==> flow/design.v <==
module add #(parameter width = 32 )
(
    input [width-1:0]a,
    input [width-1:0]b,
    output [width-1:0]c
);
    assign c=a+b;
endmodule
module mux2#(parameter width = 32)
(
    input [width-1:0]a,b,
    input sel,
    output [width-1:0]c
);
assign c = sel==0? a:b;
endmodule
module mux3#(parameter width = 32)
(
    input [width-1:0]a,b,c,
    input [1:0]sel,
    output reg[width-1:0]d
);
always@(*)
begin
    if(sel==2'b00)d=a;
    else if(sel==2'b01)d=b;
    else if(sel==2'b10)d=c;
    else d=0;
end
endmodule
`timescale 1ns / 1ps
module mux4#(parameter width = 32)
(
    input [width-1:0]a,b,c,d,
    input [1:0]sel,
    output reg[width-1:0]e
);
always@(*)
begin
    if(sel==2'b00)e=a;
    else if(sel==2'b01)e=b;
    else if(sel==2'b10)e=c;
    else e=d;
end
endmodule
`timescale 1ns / 1ps
module alu#(parameter WIDTH=32)
(
input [WIDTH-1:0]a,b,
input sel,
output wire[WIDTH-1:0]c,
output zero,
output less
    );
assign c= sel==0? a+b:a-b;
assign zero= c==0? 1:0;  
assign less= c[31]==1? 1:0;
endmodule
`timescale 1ns / 1ps
module Imm
#(parameter 
ADDI=7'b0010011,
ADD=7'b0110011,
SUB=7'b0110011,
AUIPC=7'b0010111,
JAL=7'b1101111,
JALR=7'b1100111,
BEQ=7'b1100011,
BLT=7'b1100011,
LW=7'b0000011,
SW=7'b0100011)
(
input[31:0]in,
output reg[31:0]data
    );
always@(*)
begin
    case(in[6:0])
    ADDI:begin if(~in[31])data={20'b0,in[31:20]};else data={20'b1111_1111_1111_1111_1111,in[31:20]};end
    AUIPC:data={in[31:12],12'b0};
    JAL:begin if(~in[31])data={11'b0,in[31],in[19:12],in[20],in[30:21],1'b0};else data={11'b1111_1111_111,in[31],in[19:12],in[20],in[30:21],1'b0};end
    JALR:begin if(~in[31])data={20'b0,in[31:20]};else data={20'b1111_1111_1111_1111_1111,in[31:20]};end
    BEQ:begin if(~in[31])data={19'b0,in[31],in[7],in[30:25],in[11:8],1'b0};else data={19'b1111_1111_1111_1111_111,in[31],in[7],in[30:25],in[11:8],1'b0};end 
    LW:begin if(~in[31])data={20'b0,in[31:20]};else data={20'b1111_1111_1111_1111_1111,in[31:20]};end
    SW:begin if(~in[31])data={20'b0,in[31:25],in[11:7]};else data={20'b1111_1111_1111_1111_1111,in[31:25],in[11:7]};end
    default:data=32'b0;
    endcase
end
endmodule
`timescale 1ns / 1ps
module control
#(parameter 
ADDI=7'b0010011,
ADD=7'b0110011,
JAL=7'b1101111,
BEQ=7'b1100011,
LW=7'b0000011,
SW=7'b0100011,
JALR=7'b1100111,
AUIPC=7'b0010111
)
(
input hit,
input [31:0]in,
output[31:0]ctrl
    );
reg MemWrite, MemRead, RegWrite;
reg ALUop;  
reg [1:0] RegSrc; 
reg ALUSrc; 
reg jal,beq,blt,jalr,ALUSrc0;
wire [6:0] opcode;
wire [2:0] funct3;
wire [6:0] funct7;
assign opcode=in[6:0];
assign funct3=in[14:12];
assign funct7=in[31:25];
always@(*)
begin
    case(in[6:0])
    ADDI:begin 
    MemWrite <= 0;
    MemRead <= 0; 
    RegWrite <= 1; 
    RegSrc <= 2;
    ALUSrc0 <= 0;
    ALUSrc <= 1;
    ALUop <= 0;
    jal <= 0;
    beq <= 0;
    blt <= 0;
    jalr <= 0;
    end
    ADD:begin 
    MemWrite <= 0;
    MemRead <= 0; 
    RegWrite <= 1; 
    RegSrc <= 2; 
    ALUSrc0 <= 0;
    ALUSrc <= 0;
    ALUop <= funct7==0? 0:1;
    jal <= 0;
    beq <= 0;
    blt <= 0;
    jalr <= 0;
    end
    JAL:begin
    MemWrite <= 0;
    MemRead <= 0;
    RegWrite <= 1;
    RegSrc <= 0; 
    ALUSrc0 <= 0;
    ALUSrc <= 1;
    ALUop <= 0;
    jal <= 1;
    beq <= 0;
    blt <= 0;
    jalr <= 0;
    end
    JALR:begin
    MemWrite <= 0;
    MemRead <= 0;
    RegWrite <= 1;
    RegSrc <= 0; 
    ALUSrc0 <= 0;
    ALUSrc <= 1;
    ALUop <= 0;
    jal <= 0;
    beq <= 0;
    blt <= 0;
    jalr <= 1;
    end
    BEQ:begin
    MemWrite <= 0;
    MemRead <= 0;
    RegWrite <= 0;
    RegSrc <= 0; 
    ALUSrc0 <= 0;
    ALUSrc <= 0;
    ALUop <= 1;
    jal <= 0;
    beq <= funct3==0? 1:0;
    blt <= funct3==0? 0:1;
    jalr <= 0;
    end
    LW:begin
    MemWrite <= 0;
    MemRead <= 1;
    RegWrite <= 1;
    RegSrc <= 1; 
    ALUSrc0 <= 0;
    ALUSrc <= 1;
    ALUop <= 0;
    jal <= 0;
    beq <= 0;
    blt <= 0;
    jalr <= 0;
    end
    SW:begin
    MemWrite <= 1;
    MemRead <= 0;
    RegWrite <= 0;
    RegSrc <= 0; 
    ALUSrc0 <= 0;
    ALUSrc <= 1;
    ALUop <= 0;
    jal <= 0;
    beq <= 0;
    blt <= 0;
    jalr <= 0;
    end
    AUIPC:begin
    MemWrite <= 0;
    MemRead <= 0; 
    RegWrite <= 1; 
    RegSrc <= 2;
    ALUSrc0 <= 1;
    ALUSrc <= 1;
    ALUop <= 0;
    jal <= 0;
    beq <= 0;
    blt <= 0;
    jalr <= 0;
    end
    default:begin 
    MemWrite <= 0;
    MemRead <= 0;
    RegWrite <= 0;
    RegSrc <= 0; 
    ALUSrc0 <= 0;
    ALUSrc <= 0;
    ALUop <= 0;
    jal <= 0;
    beq <= 0;
    blt <= 0;
    jalr <= 0;
    end
    endcase
end
assign ctrl={hit,3'b0,4'b0,4'b0,1'b0,RegWrite,RegSrc,2'b0,MemRead,MemWrite,blt,jalr,jal,beq,2'b0,ALUSrc0,ALUSrc,3'b0,ALUop};
endmodule
module register
#(parameter WIDTH=32)
(
input clk,we,
input [4:0]wa,ra0,ra1,ra2,
input [WIDTH-1:0]wd,
output [WIDTH-1:0]rd0,rd1,rd2
    );
reg [WIDTH-1:0] regfile[0:31];
assign rd0 = (ra0 == 0) ? 0 : ((we == 1) && (wa == ra0)) ? wd : regfile[ra0];
assign rd1 = (ra1 == 0) ? 0 : ((we == 1) && (wa == ra1)) ? wd : regfile[ra1];
assign rd2 = (ra2 == 0) ? 0 : ((we == 1) && (wa == ra2)) ? wd : regfile[ra2];
always@(posedge  clk) 
begin
    if(we && wa != 0) regfile[wa] <= wd;
end
endmodule
`timescale 1ns / 1ps
module SegmentRegister(
input[223:0]in,
input clk,rst,wr,arst,
output[31:0]ctrl,pc,pc4,a,b,ir,imm
    );
reg[223:0]out;
always@(posedge clk, posedge arst)
begin
    if(arst)out<=0;
    else if(rst)out<=0;
    else if(!wr)out<=in;
    else out<=out;
end
assign imm=out[31:0];
assign ir=out[63:32];
assign b=out[95:64];
assign a=out[127:96];
assign pc4=out[159:128];
assign pc=out[191:160];
assign ctrl=out[223:192];
endmodule
`timescale 1ns / 1ps
module PCregister(
input[31:0]a,
input clk,rst,wr,
output [31:0]b
    );
reg[31:0]PC;
always@(posedge clk,posedge rst)
begin
    if(rst)PC<=32'b0000_0000_0000_0000_0011_0000_0000_0000;
    else if(!wr)PC<=a;
end
assign b=PC;
endmodule
`timescale 1ns / 1ps
module Forwarding_Unit(
    input EX_MEM_RegWrite,
    input MEM_WB_RegWrite,
    input [4:0] ID_EX_RegRs1,
    input [4:0] ID_EX_RegRs2,
    input [4:0] EX_MEM_RegRd,
    input [4:0] MEM_WB_RegRd,
    output [1:0]ForwardA,
    output [1:0]ForwardB
    );
reg [1:0]Reg_ForwardA;
reg [1:0]Reg_ForwardB;
always@(*)
begin
    if(EX_MEM_RegWrite && (EX_MEM_RegRd != 0)
      && (EX_MEM_RegRd == ID_EX_RegRs1) )
       Reg_ForwardA <= 1;
    else if(MEM_WB_RegWrite && (MEM_WB_RegRd != 0)
      && (MEM_WB_RegRd == ID_EX_RegRs1)&&~(EX_MEM_RegWrite && (EX_MEM_RegRd!=0)&&(EX_MEM_RegRd==ID_EX_RegRs1)) )
       Reg_ForwardA <= 2;
    else 
       Reg_ForwardA <= 0;
end
always@(*)
begin
     if(EX_MEM_RegWrite && (EX_MEM_RegRd != 0)
      && (EX_MEM_RegRd == ID_EX_RegRs2) )
       Reg_ForwardB <= 1;
     else if(MEM_WB_RegWrite && (MEM_WB_RegRd != 0)
      && (MEM_WB_RegRd == ID_EX_RegRs2)&&~(EX_MEM_RegWrite && (EX_MEM_RegRd!=0)&&(EX_MEM_RegRd==ID_EX_RegRs2)) )
       Reg_ForwardB <= 2;
     else 
       Reg_ForwardB <= 0;
end
assign ForwardA = Reg_ForwardA;
assign ForwardB = Reg_ForwardB;
endmodule
`timescale 1ns / 1ps
module Hazard_Detection_Unit(
    input [4:0] IF_ID_RegRs1,
    input [4:0] IF_ID_RegRs2,
    input [4:0] ID_EX_RegRd,
    input ID_EX_MemRead,
    output reg stop,rst
    );
    always@(*)
    begin
    if(ID_EX_MemRead&&((IF_ID_RegRs1!=0&&IF_ID_RegRs1==ID_EX_RegRd)||(IF_ID_RegRs2!=0&&IF_ID_RegRs2==ID_EX_RegRd)))
    begin
    stop=1'b1;
    rst=1'b1;
    end
    else
    begin
    stop=1'b0;
    rst=1'b0;
    end
    end
endmodule
`timescale 1ns / 1ps
module BHT(
input clk,
input rst,
input [31:0] pc,
input [31:0] brpc_update,
input [31:0] prepc_update,
input is_br_jal,
input really,
output reg [31:0] pcout,
output hit);
reg [1:0] ptr;
reg [31:0] brpc[0:3];
reg [31:0] prepc[0:3];
reg [1:0] state[0:3];
integer i;
assign hit=((pc==brpc[0])&state[0][1])|((pc==brpc[1])&state[1][1])|((pc==brpc[2])&state[2][1])|((pc==brpc[3])&state[3][1]);
always@(*)
begin
   if((pc==brpc[0]) && state[0][1])
      pcout=prepc[0];
   else if((pc==brpc[1]) && state[1][1])
      pcout=prepc[1];
   else if((pc==brpc[2]) && state[2][1])
      pcout=prepc[2];
   else if((pc==brpc[3]) && state[3][1])
      pcout=prepc[3];
   else
      pcout=pc;
end
always@(posedge clk or posedge rst)
begin
   if(rst)
   begin
      ptr<=0;
      for(i=0;i<4;i=i+1)
      begin
         brpc[i]<=0;
         prepc[i]<=0;
         state[i]<=0;
      end
   end
   else if(is_br_jal)
   begin
      if(really)
      begin
         if(brpc_update==brpc[0])
         begin
            case(state[0])
            2'b00:state[0]<=2'b01;
            2'b01:state[0]<=2'b11;
            2'b10:state[0]<=2'b11;
            2'b11:state[0]<=2'b11;
            endcase
         end
         else if(brpc_update==brpc[1])
         begin
            case(state[1])
            2'b00:state[1]<=2'b01;
            2'b01:state[1]<=2'b11;
            2'b10:state[1]<=2'b11;
            2'b11:state[1]<=2'b11;
            endcase
         end
         else if(brpc_update==brpc[2])
         begin
            case(state[2])
            2'b00:state[2]<=2'b01;
            2'b01:state[2]<=2'b11;
            2'b10:state[2]<=2'b11;
            2'b11:state[2]<=2'b11;
            endcase
         end
         else if(brpc_update==brpc[3])
         begin
            case(state[3])
            2'b00:state[3]<=2'b01;
            2'b01:state[3]<=2'b11;
            2'b10:state[3]<=2'b11;
            2'b11:state[3]<=2'b11;
            endcase
         end
         else
         begin
            brpc[ptr]<=brpc_update;
            prepc[ptr]<=prepc_update;
            state[ptr]<=2'b01;
            ptr<=ptr+2'b1;
         end
      end
      else
      begin
         if(brpc_update==brpc[0])
         begin
            case(state[0])
            2'b00:state[0]<=2'b00;
            2'b01:state[0]<=2'b00;
            2'b10:state[0]<=2'b00;
            2'b11:state[0]<=2'b10;
            endcase
         end
         else if(brpc_update==brpc[1])
         begin
            case(state[1])
            2'b00:state[1]<=2'b00;
            2'b01:state[1]<=2'b00;
            2'b10:state[1]<=2'b00;
            2'b11:state[1]<=2'b10;
            endcase
         end
         else if(brpc_update==brpc[2])
         begin
            case(state[2])
            2'b00:state[2]<=2'b00;
            2'b01:state[2]<=2'b00;
            2'b10:state[2]<=2'b00;
            2'b11:state[2]<=2'b10;
            endcase
         end
         else if(brpc_update==brpc[3])
         begin
            case(state[3])
            2'b00:state[3]<=2'b00;
            2'b01:state[3]<=2'b00;
            2'b10:state[3]<=2'b00;
            2'b11:state[3]<=2'b10;
            endcase
         end
      end
   end
end
endmodule
`timescale 1ns / 1ps
module cache(
input clk,
input rst,
input [7:0]cpu_req_addr,
input cpu_req_rw,
input cpu_req_valid,
input [31:0]cpu_data_write,
output reg [31:0]cpu_data_read,
output reg cpu_ready,
output reg [7:0]mem_req_addr,
output reg mem_req_rw,
output reg mem_req_valid,
output reg [127:0]mem_data_write,
input [127:0]mem_data_read,
input mem_ready
);
parameter V = 133;
parameter D = 132;
parameter TagMSB = 131;
parameter TagLSB = 128;
parameter BlockMSB = 127;
parameter BlockLSB = 0 ;
parameter IDLE=0;
parameter CompareTag=1;
parameter Allocate=2;
parameter WriteBack=3;
parameter RST=4;
reg [133:0] cache_data[0:3];            
reg [2:0]state,next_state;
wire hit;
wire [1:0]cpu_req_index;
wire [3:0]cpu_req_tag;
wire [1:0]cpu_req_offset;
assign cpu_req_offset=cpu_req_addr[1:0];
assign cpu_req_index=cpu_req_addr[3:2];
assign cpu_req_tag=cpu_req_addr[7:4];
integer i;
always@(posedge clk,posedge rst)
if(rst)
begin
    state<=RST;
end
else
    state<=next_state;
always@(*)
case(state)
    RST:next_state=IDLE;
    IDLE:if(cpu_req_valid)
            next_state=CompareTag;
         else
            next_state=IDLE;
    CompareTag:if(hit)
                   next_state=IDLE;
               else if(cache_data[cpu_req_index][V:D]==2'b11)                
                   next_state=WriteBack;
               else 
                   next_state=Allocate;
    Allocate:if(mem_ready)
                   next_state=CompareTag;
             else
                   next_state=Allocate;
    WriteBack:if(mem_ready)
                   next_state=Allocate;
              else
                   next_state=WriteBack;
      default:next_state=IDLE;
endcase
assign hit = cache_data[cpu_req_index][V]&(cache_data[cpu_req_index][TagMSB:TagLSB]==cpu_req_tag)? 1:0;
always@(posedge clk,posedge rst)
if(rst)
begin
    cpu_ready<=1'b0;
    mem_req_valid<=1'b0;
end
else if(state==RST)
    ;
else if(state==IDLE)
    begin
    cpu_ready<=1'b0;
    mem_req_valid<=1'b0;
    end
else if(state==CompareTag)
    cpu_ready<=hit;
else if(state==Allocate)
    mem_req_valid<=~mem_ready;
else if(state==WriteBack)
    mem_req_valid<=~mem_ready;
else
begin
    cpu_ready<=1'b0;
    mem_req_valid<=1'b0;
end
always@(posedge clk)
if(state==RST)
    for(i=0;i<4;i=i+1)
        cache_data[i]<=0; 
else if(state==CompareTag)
    if(hit)
        if(cpu_req_rw==1'b0)               
        begin
            cpu_data_read<=cache_data[cpu_req_index][cpu_req_offset*32 +:32];
        end
        else                                
        begin
            cache_data[cpu_req_index][cpu_req_offset*32 +:32]=cpu_data_write;
            cache_data[cpu_req_index][D]=1'b1;
        end
    else
        ;
else if(state==Allocate)                  
    if(!mem_ready)
    begin
        mem_req_addr<={cpu_req_addr[7:2],2'b00};
        mem_req_rw<=1'b0;
    end
    else
    begin
        cache_data[cpu_req_index][BlockMSB:BlockLSB]<=mem_data_read;
        cache_data[cpu_req_index][V:D]<=2'b10;
        cache_data[cpu_req_index][TagMSB:TagLSB]<=cpu_req_tag;
    end
else if(state==WriteBack)                           
    if(!mem_ready)
    begin
        mem_req_addr<={cache_data[cpu_req_index][TagMSB:TagLSB],cpu_req_index,2'b00};
        mem_req_rw<=1'b1;
        mem_data_write<=cache_data[cpu_req_index][BlockMSB:BlockLSB];
    end
endmodule
`timescale 1ns / 1ps
module MMU
#(
parameter WriteMiss=0,
parameter WriteHit=1,
parameter ReadHit=2,
parameter ReadMiss=3,
parameter WriteDirtyMiss=4,
parameter ReadDirtyMiss=5
)
(
input [7:0]a,
input [31:0]d,
input clk,
input we,
output [31:0]spo,
input re,
output stop,
input rst,
output [7:0]mem_req_addr,
output mem_req_rw,
output mem_req_valid,
output [127:0]mem_data_write,
input [127:0]mem_data_read,
input mem_ready
    );
wire [31:0]cpu_data_read;
wire cpu_ready;
wire cpu_req_valid;
assign spo = cpu_data_read;
assign cpu_req_valid = (re|we)&~cpu_ready;
assign stop = ~cpu_ready&(re|we);
cache cache(.clk(clk),
.rst(rst),
.cpu_req_addr(a),
.cpu_req_rw(we),
.cpu_req_valid(cpu_req_valid),
.cpu_data_write(d),
.cpu_data_read(cpu_data_read),
.cpu_ready(cpu_ready),
.mem_req_addr(mem_req_addr),
.mem_req_rw(mem_req_rw),
.mem_req_valid(mem_req_valid),
.mem_data_write(mem_data_write),
.mem_data_read(mem_data_read),
.mem_ready(mem_ready));
endmodule
`timescale 1ns / 1ps
module  cpu_pl (
  input clk,
  input rst,
  output [7:0] imem_addr,
  input [31:0] imem_data,
  output [7:0] mem_req_addr,
  output mem_req_rw,
  output mem_req_valid,
  output [127:0] mem_data_write,
  input [127:0] mem_data_read,
  input mem_ready,
  output [7:0] io_addr,
  output [31:0] io_dout,
  output io_we,
  input [31:0] io_din
);
wire [31:0] pc, pcd, ir, pcin, pce, a, b, imm, ctrl, y, bm, ctrlm, yw, mdr, ctrlw;
wire [4:0] rd, rdm, rdw;
wire wait_stop; 
wire [31:0]hit_nouse0,nouse1,nouse2,nouse3,nouse4,nouse5,nouse6;
wire [31:0]ir0,pc4;
wire [31:0]pcsrc; 
reg [1:0]pcsel;
wire stop,rst_IF_ID;
wire[31:0]pc4d;
wire [31:0]brpc_update,prepc_update,pcout,pcin0,pc_error0,pc_error1,pc_jalr;
wire is_br_jal;
wire really,hit;
BHT BHT_jump(clk,rst,pc,brpc_update,prepc_update,is_br_jal,really,pcout,hit);
assign brpc_update = pce;
assign prepc_update = pcsrc;
assign is_br_jal = ctrl[8]|ctrl[9]|ctrl[11];
mux2 pcmux(pc4,pcout,hit,pcin0);
mux4 pcmux1(pcin0,pc_error0,pc_error1,pc_jalr,pcsel,pcin);
PCregister PC(pcin,clk,rst,stop|wait_stop,pc);
add pcadd(pc,32'b0100,pc4);
assign imem_addr = pc[9:2];
assign ir0 = imem_data;
SegmentRegister IF_ID({hit,31'b0,pc,pc4,32'b0,32'b0,ir0,32'b0},clk,rst_IF_ID,stop|wait_stop,rst,hit_nouse0,pcd,pc4d,nouse1,nouse2,ir,nouse3);
wire RegWrite,rst_ID_EX,rst_ID_EX0,rst_ID_EX1;
wire [31:0]wd,rd1,rd2,immd,ctrld,pc4e,ire;
wire [31:0]rs2_or_imm,alunum1,alunum2,aluresult,irm,irw,rs1_or_pc;
wire [31:0]rf_nouse;
register registerfile(clk,RegWrite,rdw,5'b0,ir[19:15],ir[24:20],wd,rf_nouse,rd1,rd2);
Imm Immnumber(ir,immd);
control Control(hit_nouse0[31],ir,ctrld);
SegmentRegister ID_EX(wait_stop ? {ctrl,pce,pc4e,alunum1,alunum2,ire,imm} : {ctrld,pcd,pc4d,rd1,rd2,ir,immd},
    clk,rst_ID_EX,1'b0,rst,ctrl,pce,pc4e,a,b,ire,imm);
assign rd=ire[11:7];
Hazard_Detection_Unit Hazard_Detection(ir[19:15],ir[24:20],ire[11:7],ctrl[13],stop,rst_ID_EX0);
wire [1:0]afwd,bfwd;
wire zero,less;
wire [31:0]pc4m;
wire jalr;
mux2 rd2_imm(alunum2,imm,ctrl[4],rs2_or_imm);
add addar(pce,imm,pcsrc);
mux3 fwda(a,y,wd,afwd,alunum1);
mux3 fwdb(b,y,wd,bfwd,alunum2);
mux2 rs1_pc(alunum1,pce,ctrl[5],rs1_or_pc);
Forwarding_Unit forwarding_unit(ctrlm[18],ctrlw[18],ire[19:15],ire[24:20],irm[11:7],irw[11:7],afwd,bfwd);
alu ALU(rs1_or_pc,rs2_or_imm,ctrl[0],aluresult,zero,less);
assign rst_ID_EX1 = ((really&~ctrl[31])|(~really&ctrl[31])|jalr);
assign rst_ID_EX = (rst_ID_EX0|rst_ID_EX1)&(~wait_stop);
assign rst_IF_ID = ((really&~ctrl[31])|(~really&ctrl[31])|jalr)&(~wait_stop);
assign jalr = ctrl[10];
assign pc_jalr = aluresult;
assign pc_error0 = pc4e;
assign pc_error1 = pcsrc;
always@(*)
begin
    if(jalr)
    pcsel<=2'b11;
    else if(~really&ctrl[31])
    pcsel<= 2'b01;
    else if(really&~ctrl[31])
    pcsel <= 2'b10;
    else
    pcsel <= 2'b00;
end
assign really = (zero&ctrl[8])|ctrl[9]|(ctrl[11]&less);
SegmentRegister EX_MEM({ctrl,32'b0,pc4e,aluresult,alunum2,ire,32'b0},clk,1'b0,wait_stop,rst,ctrlm,nouse4,pc4m,y,bm,irm,nouse5);
assign rdm=irm[11:7];
wire [31:0]lw_data,pc4w,bmw;
wire mem_write;
assign mem_write=ctrlm[12]&~y[10];
MMU Dmmu(.a(y[9:2]),.d(bm),.clk(clk),.we(mem_write),.spo(lw_data),.re(ctrlm[13]&~y[10]),.stop(wait_stop),.rst(rst),
    .mem_req_addr(mem_req_addr),.mem_req_rw(mem_req_rw),.mem_req_valid(mem_req_valid),
    .mem_data_write(mem_data_write),.mem_data_read(mem_data_read),.mem_ready(mem_ready));
SegmentRegister MEM_WB({ctrlm,bm,pc4m,lw_data,y,irm,32'b0},clk,wait_stop,1'b0,rst,ctrlw,bmw,pc4w,mdr,yw,irw,nouse6);
assign rdw=irw[11:7];
wire [31:0]wrdata;
mux2 mdr_or_io(mdr,io_din,yw[10],wrdata);
mux3 rfwd(pc4w,wrdata,yw,ctrlw[17:16],wd);
assign RegWrite=ctrlw[18];
assign io_addr=yw[7:0];
assign io_dout=bmw;
assign io_we=yw[10]&ctrlw[12];
endmodule
==> From RTL to reports: cpu_pl <==
Tool output for the design above, in the order of the flow.
Line numbers count from 1 in the design file above.
Library cell names are shortened.
{ "design": {"design": "cpu_pl", "clock_port": "clk", "library": "sky130hd", "lib_corner": "tt_025C_1v80"} }

==> Elaborated design <==
Source: Yosys, flattened and elaborated. Widths are those after wreduce. Registers that Yosys merges into a memory's read port (data or address) are not register bits. Print and check cells do not count. Equal cells are merged and count once.
Memory sizes are those after Yosys's memory passes, which may raise the word count (mostly to a power of two), join words into wider ones and drop unused or constant bits.
{ "op_classes": {"shift": 3, "add_sub_neg": 6, "logic": 53, "n_mux": 206, "n_reduce_logical": 88, "equal": 76} }
{ "ops": {"columns": ["op", "count"], "rows": [
  ["2-to-1 mux 128 bit", 16],
  ["2-to-1 mux 134 bit", 14],
  ["2-to-1 mux 32 bit", 30],
  ["2-to-1 mux 224 bit", 4],
  ["AND 134 bit", 4],
  ["OR 134 bit", 4],
  ["parallel mux 134 bit (select 4 bit)", 1],
  ["2-to-1 mux 132 bit", 4],
  ["== test 32 bit", 8],
  ["2-to-1 mux 211 bit", 1],
  ["parallel mux 32 bit (select 5 bit)", 1],
  ["indexed select 134 x 8 -> 32 bit", 1],
  ["NOT 134 bit", 1],
  ["variable shift 32 x 33 -> 134 bit", 1],
  ["variable shift 32 x 33 -> 134 bit with constant A", 1],
  ["2-to-1 mux 2 bit", 59],
  ["adder 32 bit", 2],
  ["2-to-1 mux 4 bit", 16],
  ["AND reduction 6 bit", 9],
  ["OR reduction 3 bit", 14],
  ["== test 5 bit", 8],
  ["2-to-1 mux 1 bit", 40],
  ["parallel mux 2 bit (select 2 bit)", 9],
  ["== test 2 bit with constant B", 17],
  ["negator 7 -> 33 bit", 1],
  ["adder 32 x 3 -> 32 bit with constant B", 1],
  ["subtractor 32 bit", 1],
  ["logical NOT 32 bit", 1]
]} }
Other operator kinds: 35; their cells: 163.
{ "bits": {"out_inout_bits": 187, "memories": 1, "ff_bits": 1814, "input_bits": 195, "word_cells": 463, "ram_bits": 1024} }
{ "mem_list": {"columns": ["name", "words", "width", "rd", "wr", "line_no", "text"], "rows": [
  ["registerfile.regfile", 32, 32, 2, 1, 250, "reg [WIDTH-1:0] regfile[0:31];"]
]} }

==> Logic depth <==
Yosys ltp: most cells in a row. Word level: on the elaborated netlist, between registers, memories and ports. Mapped: between sequential cells and ports; inverters and the memories' decode and read muxes count.
{ "logic_depth": {"depth_word": 27, "ABC_AREA": 0, "ltp_mapped": 42, "depth_no_buf": 35} }

==> Netlist <==
Yosys stat after the flow's synthesis: flattened, memories mapped to cells. It holds for the ABC_AREA given above (unset counts as 0); a run with the other value may have another netlist.
The area totals of this step are shown rounded.
{ "by_type": {"columns": ["type", "count", "type_area_um2"], "rows": [
  ["edfxtp_1", 1191, 3.58E+04],
  ["dfrtp_1", 824, 2.06E+04],
  ["mux4_2", 806, 1.82E+04],
  ["dfxtp_1", 536, 1.07E+04],
  ["o21ai_0", 809, 4.05E+03],
  ["nand2_1", 1040, 3.9E+03],
  ["a21oi_1", 775, 3878.72],
  ["nor2_1", 633, 2.38E+03],
  ["clkbuf_1", 584, 2.19E+03],
  ["xnor2_1", 241, 2.11E+03],
  ["mux2_2", 187, 2105.77],
  ["mux2i_1", 194, 1.94E+03],
  ["a22o_1", 173, 1.52E+03],
  ["mux2_1", 118, 1.33E+03],
  ["xor2_1", 150, 1313.76],
  ["o2bb2ai_1", 128, 1.12E+03],
  ["ha_1", 74, 925.888],
  ["and2_1", 147, 919.632]
]} }
Other cell types: 81; their cells: 1067.
{ "synth_totals": {"seqArea_um2": 67200, "ffs": 2554, "n_buf": 813, "yosys_area_um2": 122000, "cells": 9677} }
The figures by module come from a second, unflattened synthesis with its own total; it is not the netlist above.
{ "unflattened": {"hier_cells": 12357, "hier_area_um2": 157000} }
Each row is one instance without its submodules.
{ "modules": {"columns": ["mod", "n_inst", "n_cells", "mod_area_um2", "mod_seq_area_um2"], "rows": [
  ["register", 1, 3405, 56500, 30700],
  ["SegmentRegister", 4, 723, 9110, 5610],
  ["cache", 1, 3010, 31200, 15900],
  ["BHT", 1, 1246, 16200, 6660],
  ["add", 2, 241, 1740, 0.0],
  ["cpu_pl", 1, 267, 2910, 0.0],
  ["alu", 1, 380, 2600, 0.0],
  ["mux3", 3, 77, 787, 0.0],
  ["mux2", 4, 36, 544, 0.0],
  ["PCregister", 1, 69, 1350, 803],
  ["mux4", 1, 39, 815, 0.0],
  ["Imm", 1, 74, 504, 0.0],
  ["control", 1, 63, 423, 0.0],
  ["Forwarding_Unit", 1, 34, 258, 0.0]
]} }
Further modules, not shown: 2.

==> Worst setup path after synthesis <==
Source: OpenSTA report_checks on the synthesized netlist (no wires, ideal clock, input and output delay 20% of the period each), path of least setup slack; recovery checks are left aside. Register names are those of the netlist, which keeps one name where synthesis merged equal registers.
{ "synth_timing": {"path_type": "input port to flip-flop", "from": "in mem_ready", "to": "reg Dmmu.cache.mem_data_write[0]", "delay_ns": 13.125, "stages": 2, "in_delay_ns": 1.900, "t_arrival_ns": 14.096, "launch_ns": 1.900, "setup_time_ns": 0.929, "required_time_ns": 8.571, "clock_period_ns": 9.5, "n_path_buf": 0, "path_slack_ns": -5.526, "synth_period_reached_ns": 15.026} }
"delay_ns" is the arrival time less input delay plus setup time.
"stages" counts driving pins, that of a launching flip-flop among them; a cell with two outputs on the path counts twice.
"synth_period_reached_ns" = period - worst setup slack (recovery checks aside). The figure is calculated, with input and output delays left at 20% of the set period.
The rows between start and end are the longest chain of elaborated cells between them; the timing report does not say that the signal goes this way. Where chains are equally long, one stands for them.
A line is the first line of the expression or statement that the cell stems from. Yosys adds cells for indexed reads and writes and turns some case tables into memories.
{ "synth_via": {"path_cell_list": "nand2b_1 -> nor4_1", "elab_chain_len": 2, "cells_between": 2, "cone_classes": "logic: 1; reduce/logical: 1"} }
{ "synth_rtl": {"columns": ["item", "line_no", "text"], "rows": [
  ["start: declaration", 675, "input mem_ready,"],
  ["NOT 1 bit", null, null],
  ["AND reduction 5 bit", null, null],
  ["end: assignment", 614, "mem_data_write<=cache_data[cpu_req_index][BlockMSB:BlockLSB];"],
  ["end: declaration", 500, "output reg [127:0]mem_data_write,"]
]} }

==> Worst path after layout <==
Path of least setup slack in the final report of stored run 2 (OpenROAD, finished layout, wires in). Where an end is a register, its clock arrival counts in the times.
{ "layout_timing": {"path_type": "input port to flip-flop", "from": "in io_din[8]", "to": "reg PC.PC[6]", "launch_ns": 2.54, "stages": 31, "clock_period_ns": 12.7, "path_slack_ns": 3.49, "in_delay_ns": 2.54, "t_arrival_ns": 10.14, "required_time_ns": 13.64, "n_path_buf": 6, "setup_time_ns": 0.04} }
The rows between start and end are the longest chain of elaborated cells between them; the timing report does not say that the signal goes this way. Where chains are equally long, one stands for them.
{ "layout_via": {"path_cell_list": "clkdlybuf4s50_1 -> mux2i_1 -> a211oi_2 -> a21o_4 -> nor2_1 -> o31a_1 -> buf_4 -> a31oi_1 -> nor4b_4 -> a21o_1 -> buf_4 -> xnor2_1 -> ha_1 -> clkbuf_2 -> and3_4 -> o21a_1 -> or4_4 -> a2111o_1 -> nor4_4 -> o2111a_2 -> a41oi_2 -> mux2_4 -> inv_4 -> buf_12 -> ha_4 -> nor2b_1 -> clkbuf_4 -> a22o_1 -> a222oi_1 -> o21ai_1 -> a22o_1", "elab_chain_len": 22, "cells_between": 35, "cone_classes": "add/sub: 2; eq/ne: 3; mux: 20; logic: 7; reduce/logical: 3"} }
{ "layout_rtl": {"columns": ["item", "line_no", "text"], "rows": [
  ["start: declaration", 679, "input [31:0] io_din"],
  ["2-to-1 mux 32 bit", 15, "assign c = sel==0? a:b;"],
  ["2-to-1 mux 32 bit", 26, "else if(sel==2'b01)d=b;"],
  ["2-to-1 mux 32 bit", 25, "if(sel==2'b00)d=a;"],
  ["2-to-1 mux 32 bit", 27, "else if(sel==2'b10)d=c;"],
  ["2-to-1 mux 32 bit", 26, null],
  ["2-to-1 mux 32 bit", 25, null],
  ["2-to-1 mux 32 bit", 15, null],
  ["[... 8 more ...]", null, null],
  ["2-to-1 mux 2 bit", 739, "else if(really&~ctrl[31])"],
  ["2-to-1 mux 2 bit", 737, "else if(~really&ctrl[31])"],
  ["2-to-1 mux 2 bit", 735, "if(jalr)"],
  ["== test 2 bit", 42, "else if(sel==2'b10)e=c;"],
  ["2-to-1 mux 32 bit", 42, null],
  ["2-to-1 mux 32 bit", 41, "else if(sel==2'b01)e=b;"],
  ["2-to-1 mux 32 bit", 40, "if(sel==2'b00)e=a;"],
  ["end: assignment", 290, "if(rst)PC<=32'b0000_0000_0000_0000_0011_0000_0000_0000;"],
  ["end: assignment", 291, "else if(!wr)PC<=a;"],
  ["end: declaration", 287, "reg[31:0]PC;"]
]} }
Some nets on the timed path still bear RTL names; the line given drives or declares the net.
{ "layout_nets": {"columns": ["net", "line_no", "text"], "rows": [
  ["fwda.c[8]", 25, null],
  ["BHT_jump.really", 744, "assign really = (zero&ctrl[8])|ctrl[9]|(ctrl[11]&less);"]
]} }

--- measured runs ---
Below are 4 stored runs of the flow (Yosys, OpenROAD; platform sky130hd) on cpu_pl, each with its settings and what was measured, unordered. Constraints: input delay and output delay 20% of the set period each, output load 0.01 pF.
"achieved_clock_period_ns" = clock period - worst setup slack. The figure is calculated, with input and output delays left at 20% of the set period.
"timing.worst_path_ns": the worst setup path's part of the clock period (all of it between registers, 20% less for each end at a port) less its slack. A launch clock that arrives late makes it longer, a capture clock that arrives late makes it shorter.
By "power.total_uw" is meant OpenSTA's value without simulated activity: inputs other than the clock are taken to toggle once in ten clock periods, and the tool carries that through the logic.
Results are given in rounded form.
[
  {
    "run": "stored run 1",
    "settings": { "ABC_AREA": 1, "CAP_MARGIN": 40, "CELL_PAD_IN_SITES_DETAIL_PLACEMENT": 2, "CORE_UTILIZATION": 36, "CTS_CLUSTER_SIZE": 99, "GPL_ROUTABILITY_DRIVEN": 0, "GPL_TIMING_DRIVEN": 1, "PLACE_DENSITY": 0.7, "SLEW_MARGIN": 0, "period_ns": 9.56, "CORE_MARGIN": 2 },
    "outcome": "did not finish, routing stopped with GRT-0116"
  },
  {
    "run": "stored run 2",
    "settings": { "ABC_AREA": 0, "CAP_MARGIN": 40, "CELL_PAD_IN_SITES_DETAIL_PLACEMENT": 2, "CELL_PAD_IN_SITES_GLOBAL_PLACEMENT": 1, "CORE_ASPECT_RATIO": 1.08, "CORE_MARGIN": 7, "CORE_UTILIZATION": 36, "CTS_CLUSTER_DIAMETER": 392, "CTS_CLUSTER_SIZE": 99, "GPL_ROUTABILITY_DRIVEN": 1, "GPL_TIMING_DRIVEN": 0, "PLACE_DENSITY": 0.7, "SETUP_SLACK_MARGIN": 3.58, "SLEW_MARGIN": 0, "TNS_END_PERCENT": 90, "period_ns": 12.7 },
    "results": { "post_route_stdcell_area_um2": 140000, "timing.hold.ws_ns": 0.488, "synthArea_um2": 122000, "timing.worst_path_ns": 6.67, "critical_path_kind": "input port to flip-flop", "achieved_clock_period_ns": 9.206, "power.total_uw": 27400, "final_setup_tns_ns": 0.000, "final_setup_ws_ns": 3.49, "finish.utilization_pct": 41.8, "die_um2": 355000 }
  },
  {
    "run": "stored run 3",
    "settings": { "CELL_PAD_IN_SITES_GLOBAL_PLACEMENT": 1, "CORE_UTILIZATION": 40, "HOLD_SLACK_MARGIN": 0.15, "period_ns": 9.18, "CAP_MARGIN": 20, "CORE_MARGIN": 2, "SLEW_MARGIN": 20 },
    "results": { "post_route_stdcell_area_um2": 142000, "timing.hold.ws_ns": 0.446, "synthArea_um2": 122000, "timing.worst_path_ns": 7.09, "critical_path_kind": "input port to flip-flop", "achieved_clock_period_ns": 8.924, "power.total_uw": 42800, "final_setup_tns_ns": 0.000, "final_setup_ws_ns": 0.256, "finish.utilization_pct": 46.9, "die_um2": 309000 }
  },
  {
    "run": "stored run 4",
    "settings": { "CAP_MARGIN": 40, "CELL_PAD_IN_SITES_DETAIL_PLACEMENT": 2, "CELL_PAD_IN_SITES_GLOBAL_PLACEMENT": 2, "CORE_ASPECT_RATIO": 0.95, "CORE_UTILIZATION": 40, "CTS_CLUSTER_DIAMETER": 119, "GPL_TIMING_DRIVEN": 0, "period_ns": 8.78, "CORE_MARGIN": 2, "SLEW_MARGIN": 20 },
    "results": { "post_route_stdcell_area_um2": 149000, "timing.hold.ws_ns": 0.447, "synthArea_um2": 122000, "timing.worst_path_ns": 7.10, "critical_path_kind": "input port to flip-flop", "achieved_clock_period_ns": 8.859, "power.total_uw": 48100, "final_setup_tns_ns": -0.398, "final_setup_ws_ns": -0.079, "finish.utilization_pct": 49.1, "die_um2": 309000 }
  }
]
--- end ---
